==> flow/design.v <==
`timescale 1ns/10ps
module ELA(clk, rst, ready, in_data, data_rd, req, wen, addr, data_wr, done);
	input				clk;
	input				rst;
	input				ready;
	input		[7:0]	in_data;
	input		[7:0]	data_rd;
	output reg			req;
	output reg			wen;
	output reg	[12:0]	addr;
	output reg	[7:0]	data_wr;
	output reg			done;
localparam IDLE = 3'd0, LOAD = 3'd1, OUT_PINK = 3'd2, OUT_BLUE = 3'd3, FINISH = 3'd4;
reg [2:0] state, next_state;
reg [5:0] count_row;
reg [6:0] count_column;
reg [7:0] U [0:127];	 
reg [7:0] L [0:127];	 
reg [7:0] D1, D2, D3;
integer i;
wire last_col = (count_column == 7'd127);
wire shift_in = (state == LOAD) || (state == OUT_PINK && !last_col);
wire rotate   = (state == OUT_BLUE);
function [7:0] avg;
	input [7:0] a, b;
	reg [8:0] s;
	begin
		s = {1'b0, a} + {1'b0, b};
		avg = s[8:1];
	end
endfunction
function [7:0] absd;
	input [7:0] a, b;
	begin
		absd = (a >= b) ? a - b : b - a;
	end
endfunction
always @(*) begin
	next_state = state;
	case(state)
		IDLE:     if(ready) next_state = LOAD;
		LOAD:     next_state = OUT_PINK;
		OUT_PINK: if(last_col) next_state = (count_row < 6'd2) ? LOAD : OUT_BLUE;
		OUT_BLUE: if(last_col) next_state = (count_row == 6'd32) ? FINISH : LOAD;
		default:  next_state = state;
	endcase
end
always @(posedge clk or posedge rst) begin
	if(rst) begin
		state <= IDLE;
		count_row <= 6'd0;
		count_column <= 7'd0;
	end
	else begin
		state <= next_state;
		if(state == LOAD)
			count_row <= count_row + 6'd1;
		if(state == OUT_PINK || state == OUT_BLUE)
			count_column <= count_column + 7'd1;
		else
			count_column <= 7'd0;
	end
end
always @(posedge clk) begin
	if(shift_in || rotate) begin
		for(i = 0; i < 127; i = i + 1) begin
			U[i] <= U[i + 1];
			L[i] <= L[i + 1];
		end
		U[127] <= rotate ? U[0] : L[0];
		L[127] <= rotate ? L[0] : in_data;
	end
	if(rotate) begin
		D1 <= absd(U[0], L[2]);
		D2 <= absd(U[1], L[1]);
		D3 <= absd(U[2], L[0]);
	end
end
reg [7:0] x, y, a, b, m, blue;
always @(*) begin
	x = U[0];
	y = L[0];
	if((D2 <= D1) && (D2 <= D3)) begin
		a = U[0]; b = L[0];
	end
	else if((D1 <= D2) && (D1 <= D3)) begin
		a = U[127]; b = L[1];
	end
	else begin
		a = U[1]; b = L[127];
	end
	if(count_column == 7'd0 || last_col) begin
		a = U[0]; b = L[0];
	end
	m = avg(a, b);
	if(((x >= m) && (x < y)) || ((x < m) && (x >= y)))
		blue = x;
	else if(((y >= m) && (y < x)) || ((y < m) && (y >= x)))
		blue = y;
	else
		blue = m;
end
always @(*) begin
	req = (state == LOAD);
	wen = (state == OUT_PINK) || (state == OUT_BLUE);
	done = (state == FINISH);
	addr = 13'd0;
	data_wr = 8'd0;
	if(state == OUT_PINK) begin
		addr = {count_row[4:0] - 5'd1, 1'b0, count_column};
		data_wr = L[127];
	end
	else if(state == OUT_BLUE) begin
		addr = {count_row[4:0] - 5'd2, 1'b1, count_column};
		data_wr = blue;
	end
end
endmodule
Tool chain data of ELA
The steps from the RTL of ELA to its reports follow in flow order.
Line numbers count from 1 in the design file above.
Operators carry their Yosys type and port widths (W data, S select, Z words).
Cell names lack the library's common part.
{"block": "setup", "top": "ELA", "clk_port": "clk", "library": "sky130hd", "pvt_corner": "tt_025C_1v80"}

After elaboration
Yosys after proc, flatten, opt, wreduce and memory -nomap, before mapping. Print and check cells are not counted. Equal cells are merged and count once.
{"block": "bits", "in_bits": 19, "reg_bits": 2088, "output_inout_bits": 24, "wordCells": 340}
{"block": "classes", "n_cmp": 16, "eq_ne": 9, "n_mux": 24, "n_addsub": 11, "n_reduce_logical": 18}
{"block": "op_table", "operator": "$mux W8", "n": 15}
{"block": "op_table", "operator": "$ge A8 B8 Y1", "n": 7}
{"block": "op_table", "operator": "$sub A8 B8 Y8", "n": 6}
{"block": "op_table", "operator": "$le A8 B8 Y1", "n": 4}
{"block": "op_table", "operator": "$lt A8 B8 Y1", "n": 4}
{"block": "op_table", "operator": "$mux W13", "n": 2}
{"block": "op_table", "operator": "$pmux W3 S4", "n": 1}
{"block": "op_table", "operator": "$mux W3", "n": 4}
{"block": "op_table", "operator": "$add A8 B8 Y9", "n": 1}
{"block": "op_table", "operator": "$logic_and A1 B1 Y1", "n": 7}
{"block": "op_table", "operator": "$add A7 B1 Y7 const B", "n": 1}
{"block": "op_table", "operator": "$eq A7 B7 Y1 const B", "n": 1}
{"block": "op_table", "operator": "$logic_not A7 Y1", "n": 1}
{"block": "op_table", "operator": "$mux W7", "n": 1}
{"block": "op_table", "operator": "$logic_or A1 B1 Y1", "n": 6}
{"block": "op_table", "operator": "$ne A2 B2 Y1 const B", "n": 3}
{"block": "op_table", "operator": "$eq A3 B2 Y1 const B", "n": 2}
{"block": "op_table", "operator": "$add A6 B1 Y6 const B", "n": 1}
{"block": "op_table", "operator": "$lt A6 B2 Y1 const B", "n": 1}
{"block": "op_table", "operator": "$eq A6 B6 Y1 const B", "n": 1}
{"block": "op_table", "operator": "$sub A5 B1 Y5 const B", "n": 1}
{"block": "op_table", "operator": "$sub A5 B2 Y5 const B", "n": 1}
{"block": "op_table", "operator": "$reduce_and A4 Y1", "n": 1}
{"block": "op_table", "operator": "$reduce_bool A4 Y1", "n": 1}
{"block": "op_table", "operator": "$eq A3 B1 Y1 const B", "n": 1}
{"block": "op_table", "operator": "$eq A3 B3 Y1 const B", "n": 1}
{"block": "op_table", "operator": "$logic_not A3 Y1", "n": 1}
{"block": "op_table", "operator": "$mux W2", "n": 1}
{"block": "op_table", "operator": "$logic_not A1 Y1", "n": 1}

Logic depth
Yosys ltp: most cells in a row. Word level: on the elaborated netlist, between registers, memories and ports. Mapped: between sequential cells and ports; inverters and the memories' decode and read muxes count.
{"block": "depth", "ltp_word": 13, "ABC_AREA": 0, "ltp_mapped": 25, "mapped_depth_nobuf": 24}

After synthesis
Source: synth_stat.txt of the flow (Yosys; design flattened, memories mapped). It holds for the ABC_AREA given above (unset counts as 0); a run with the other value may have another netlist.
{"block": "synth_totals", "sequential_area_um2": 62671.4, "buffers": 16, "yosys_area_um2": 67522.3, "mapped_cells": 2767, "flip_flops": 2090}
{"block": "by_type", "cell_type": "edfxtp_1", "n": 2072, "type_area_um2": 6.22E+04}
{"block": "by_type", "cell_type": "ha_1", "n": 101, "type_area_um2": 1.26E+03}
{"block": "by_type", "cell_type": "dfrtp_1", "n": 17, "type_area_um2": 425.408}
{"block": "by_type", "cell_type": "inv_1", "n": 89, "type_area_um2": 334.07}
{"block": "by_type", "cell_type": "a21oi_1", "n": 63, "type_area_um2": 315.302}
{"block": "by_type", "cell_type": "mux2i_1", "n": 23, "type_area_um2": 230.221}
{"block": "by_type", "cell_type": "nand2_1", "n": 57, "type_area_um2": 213.955}
{"block": "by_type", "cell_type": "nor2_1", "n": 57, "type_area_um2": 213.955}
{"block": "by_type", "cell_type": "o21ai_0", "n": 39, "type_area_um2": 195.187}
{"block": "by_type", "cell_type": "xnor2_1", "n": 21, "type_area_um2": 183.926}
{"block": "by_type", "cell_type": "a21o_1", "n": 21, "type_area_um2": 157.651}
{"block": "by_type", "cell_type": "mux2_2", "n": 14, "type_area_um2": 157.651}
{"block": "by_type", "cell_type": "fa_1", "n": 7, "type_area_um2": 140.134}
{"block": "by_type", "cell_type": "nor2b_1", "n": 16, "type_area_um2": 100.096}
{"block": "by_type", "cell_type": "xor2_1", "n": 11, "type_area_um2": 96.342}
{"block": "by_type", "cell_type": "mux2_4", "n": 6, "type_area_um2": 90.086}
{"block": "by_type", "cell_type": "nand4_1", "n": 13, "type_area_um2": 81.328}
{"block": "by_type", "cell_type": "o221ai_1", "n": 8, "type_area_um2": 70.067}
Not listed: further types 55, cells in them 132.

Timing after synthesis
Path of least setup slack by OpenSTA after synthesis, without wires, with an ideal clock, recovery checks aside; 20% of the period is set as input and as output delay. Where synthesis merged equal registers, the netlist keeps one of their names.
{"block": "synth_timing", "kind": "register -> register", "from": "register state", "to": "register L[0][0]", "t_arrival_ns": 25.363, "setup_time_ns": 1.601, "t_required_ns": 6.899, "delay_ns": 26.964, "n_path_buf": 1, "setup_slack_ns": -18.463, "driving_pins": 3, "launch_ns": 0.000, "tclk_ns": 8.5, "period_less_setup_slack_ns": 26.963}
"delay_ns" is the arrival time less input delay plus setup time.
"driving_pins": output pins that drive a net of the path, with the launching flip-flop's if there is one; two outputs of one cell count as two.
"period_less_setup_slack_ns" is the clock period less the worst setup slack; recovery checks do not enter. This is arithmetic on one report: input and output delays are still those of the set period (20% each).
Where an end lacks its bit number, it is one bit of the signal, or one of the new flip-flops if synthesis recoded a state register.
Between the ends stands the longest chain of elaborated cells between them, by number of cells; it is not shown to be the way that was timed. Of several equally long chains one is given.
Each line given opens the expression or statement behind the cell; cells for indexed reads and writes are added by Yosys, which also makes memories of some case tables.
{"block": "synth_via", "path_cell_list": "dfrtp_1 > clkbuf_1 > or2_2", "elab_chain_cells": 4, "cone_cells": 6, "cone_classes": "eq/ne (3); reduce/logical (3)"}
{"block": "synth_lines", "element": "start: declaration", "line": 14, "rtl": "reg [2:0] state, next_state;"}
{"block": "synth_lines", "element": "start: assignment", "line": 50, "rtl": "state <= IDLE;"}
{"block": "synth_lines", "element": "start: assignment", "line": 55, "rtl": "state <= next_state;"}
{"block": "synth_lines", "element": "$eq A3 B2 Y1", "line": 22, "rtl": "wire shift_in = (state == LOAD) || (state == OUT_PINK && !last_col);"}
{"block": "synth_lines", "element": "$logic_and A1 B1 Y1", "line": 22}
{"block": "synth_lines", "element": "$logic_or A1 B1 Y1", "line": 22}
{"block": "synth_lines", "element": "$logic_or A1 B1 Y1", "line": 65, "rtl": "if(shift_in || rotate) begin"}
{"block": "synth_lines", "element": "end: assignment", "line": 68, "rtl": "L[i] <= L[i + 1];"}
{"block": "synth_lines", "element": "end: declaration", "line": 18, "rtl": "reg [7:0] L [0:127];"}

Timing after layout
From the final timing report of record 1: the path of least setup slack in the routed layout; clock arrival at registers is part of the times.
{"block": "layout_timing", "kind": "register -> output", "from": "register D2[7]", "to": "output data_wr[4]", "setup_slack_ns": 0.48, "driving_pins": 25, "tclk_ns": 8.5, "t_required_ns": 6.80, "launch_ns": 0.81, "n_path_buf": 5, "t_arrival_ns": 6.32, "output_delay_ns": 1.70}
Between the ends stands the longest chain of elaborated cells between them, by number of cells; it is not shown to be the way that was timed. Of several equally long chains one is given.
{"block": "layout_via", "path_cell_list": "edfxtp_1 > ha_4 > nand4_1 > buf_4 > a211o_1 > o211a_4 > nor2_4 > buf_8 > clkbuf_16 > a21oi_4 > fa_2 > xnor2_4 > ha_1 > nor2b_1 > o21a_1 > o21ai_1 > or2b_4 > a41oi_4 > a211o_1 > o211ai_4 > mux2i_4 > buf_12 > mux2_4 > o221ai_4 > buf_6", "elab_chain_cells": 13, "cone_cells": 26, "lines_between": 8, "cone_classes": "add/sub (1); compare (7); mux (10); reduce/logical (8)"}
{"block": "layout_lines", "element": "start: declaration", "line": 19, "rtl": "reg [7:0] D1, D2, D3;"}
{"block": "layout_lines", "element": "start: assignment", "line": 75, "rtl": "D2 <= absd(U[1], L[1]);"}
{"block": "layout_lines", "element": "$le A8 B8 Y1", "line": 86, "rtl": "else if((D1 <= D2) && (D1 <= D3)) begin"}
{"block": "layout_lines", "element": "$logic_and A1 B1 Y1", "line": 86}
{"block": "layout_lines", "element": "$mux W8", "line": 86}
{"block": "layout_lines", "element": "$mux W8", "line": 83, "rtl": "if((D2 <= D1) && (D2 <= D3)) begin"}
{"block": "layout_lines", "element": "$mux W8", "line": 92, "rtl": "if(count_column == 7'd0 || last_col) begin"}
{"block": "layout_lines", "element": "$add A8 B8 Y9", "line": 28, "rtl": "s = {1'b0, a} + {1'b0, b};"}
{"block": "layout_lines", "element": "$ge A8 B8 Y1", "line": 98, "rtl": "else if(((y >= m) && (y < x)) || ((y < m) && (y >= x)))"}
{"block": "layout_lines", "element": "$logic_and A1 B1 Y1", "line": 98}
{"block": "layout_lines", "element": "$logic_or A1 B1 Y1", "line": 98}
{"block": "layout_lines", "element": "$mux W8", "line": 98}
{"block": "layout_lines", "element": "$mux W8", "line": 96, "rtl": "if(((x >= m) && (x < y)) || ((x < m) && (x >= y)))"}
{"block": "layout_lines", "element": "$mux W8", "line": 113, "rtl": "else if(state == OUT_BLUE) begin"}
{"block": "layout_lines", "element": "$mux W8", "line": 109, "rtl": "if(state == OUT_PINK) begin"}
{"block": "layout_lines", "element": "end: declaration", "line": 11, "rtl": "output reg [7:0] data_wr;"}

Data sheet: physical implementation of ELA

Below are 2 stored runs of the flow (Yosys, OpenROAD; platform sky130hd) on ELA, each with its settings and what was measured, unordered. Constraints: input delay and output delay 20% of the set period each, output load 0.01 pF.
By "timing.achieved_period_ns" is meant the clock period of the run minus its worst setup slack. This is arithmetic on one report: input and output delays are still those of the set period (20% each).
By "timing.worst_path_ns" is meant the share of the clock period that the worst setup path is allowed (20% is reserved at inputs, 20% at outputs), minus its slack. Clock arrival times at its registers enter into it.
By "final_power_w" is meant OpenSTA's value without simulated activity: inputs other than the clock are taken to toggle once in ten clock periods, and the tool carries that through the logic.

Record 1
==> flow/run.sh <==
#!/bin/bash
# the make line also repeats the synthesis and layout settings of config.mk as NAME=value (left out here)
make -C /OpenROAD-flow-scripts/flow DESIGN_CONFIG=/design/flow/config.mk WORK_HOME=/design/flow/orfs CLKGATE_MAP_FILE= finish
==> flow/config.mk <==
export PLATFORM = sky130hd
export DESIGN_NAME = ELA
export DESIGN_NICKNAME = ELA
export VERILOG_FILES = /design/flow/design.v
export SDC_FILE = /design/flow/constraint.sdc
export NUM_CORES = 4
export LEC_CHECK = 0
export ABC_AREA = 0
export CAP_MARGIN = 40
export CELL_PAD_IN_SITES_DETAIL_PLACEMENT = 1
export CELL_PAD_IN_SITES_GLOBAL_PLACEMENT = 2
export CORE_ASPECT_RATIO = 0.64
export CORE_MARGIN = 10
export CORE_UTILIZATION = 40
export GPL_TIMING_DRIVEN = 0
export MAX_ROUTING_LAYER = met4
export MIN_ROUTING_LAYER = met2
export SETUP_SLACK_MARGIN = 0.55
export SLEW_MARGIN = 25
==> flow/constraint.sdc <==
create_clock -name core_clock -period 8.5 [get_ports {clk}]
set_input_delay 1.7000 -clock core_clock [delete_from_list [all_inputs] [get_ports {clk}]]
set_output_delay 1.7000 -clock core_clock [all_outputs]
set_load 0.01 [all_outputs]

==> results of record 1, as JSON <==
{
  "timing.worst_path_ns": 6.32,
  "path_kind": "register -> output",
  "timing.achieved_period_ns": 8.015,
  "worst_hold_slack_ns": 0.370,
  "die_um2": 186050.0,
  "util_pct": 47.1,
  "final_power_w": 0.019637,
  "finish.stdcell_area_um2": 78898.2,
  "synthesis_area_um2": 67522.3,
  "fin_ws_ns": 0.485,
  "timing.setup.tns_ns": 0.000
}

Record 2
==> flow/run.sh <==
#!/bin/bash
# the make line also repeats the synthesis and layout settings of config.mk as NAME=value (left out here)
make -C /OpenROAD-flow-scripts/flow DESIGN_CONFIG=/design/flow/config.mk WORK_HOME=/design/flow/orfs CLKGATE_MAP_FILE= finish
==> flow/config.mk <==
export PLATFORM = sky130hd
export DESIGN_NAME = ELA
export DESIGN_NICKNAME = ELA
export VERILOG_FILES = /design/flow/design.v
export SDC_FILE = /design/flow/constraint.sdc
export NUM_CORES = 4
export LEC_CHECK = 0
export ABC_AREA = 1
export CAP_MARGIN = 40
export CELL_PAD_IN_SITES_DETAIL_PLACEMENT = 1
export CELL_PAD_IN_SITES_GLOBAL_PLACEMENT = 2
export CORE_MARGIN = 2
export CORE_UTILIZATION = 40
export MAX_ROUTING_LAYER = met4
export MIN_ROUTING_LAYER = met2
export SETUP_SLACK_MARGIN = -0.37
export SLEW_MARGIN = 25
==> flow/constraint.sdc <==
create_clock -name core_clock -period 8.5 [get_ports {clk}]
set_input_delay 1.7000 -clock core_clock [delete_from_list [all_inputs] [get_ports {clk}]]
set_output_delay 1.7000 -clock core_clock [all_outputs]
set_load 0.01 [all_outputs]

==> results of record 2, as JSON <==
{
  "timing.worst_path_ns": 6.44,
  "path_kind": "register -> output",
  "timing.achieved_period_ns": 8.137,
  "worst_hold_slack_ns": 0.377,
  "die_um2": 171906.0,
  "util_pct": 46.5,
  "final_power_w": 0.020355,
  "finish.stdcell_area_um2": 77764.6,
  "synthesis_area_um2": 67442.2,
  "fin_ws_ns": 0.363,
  "timing.setup.tns_ns": 0.000
}
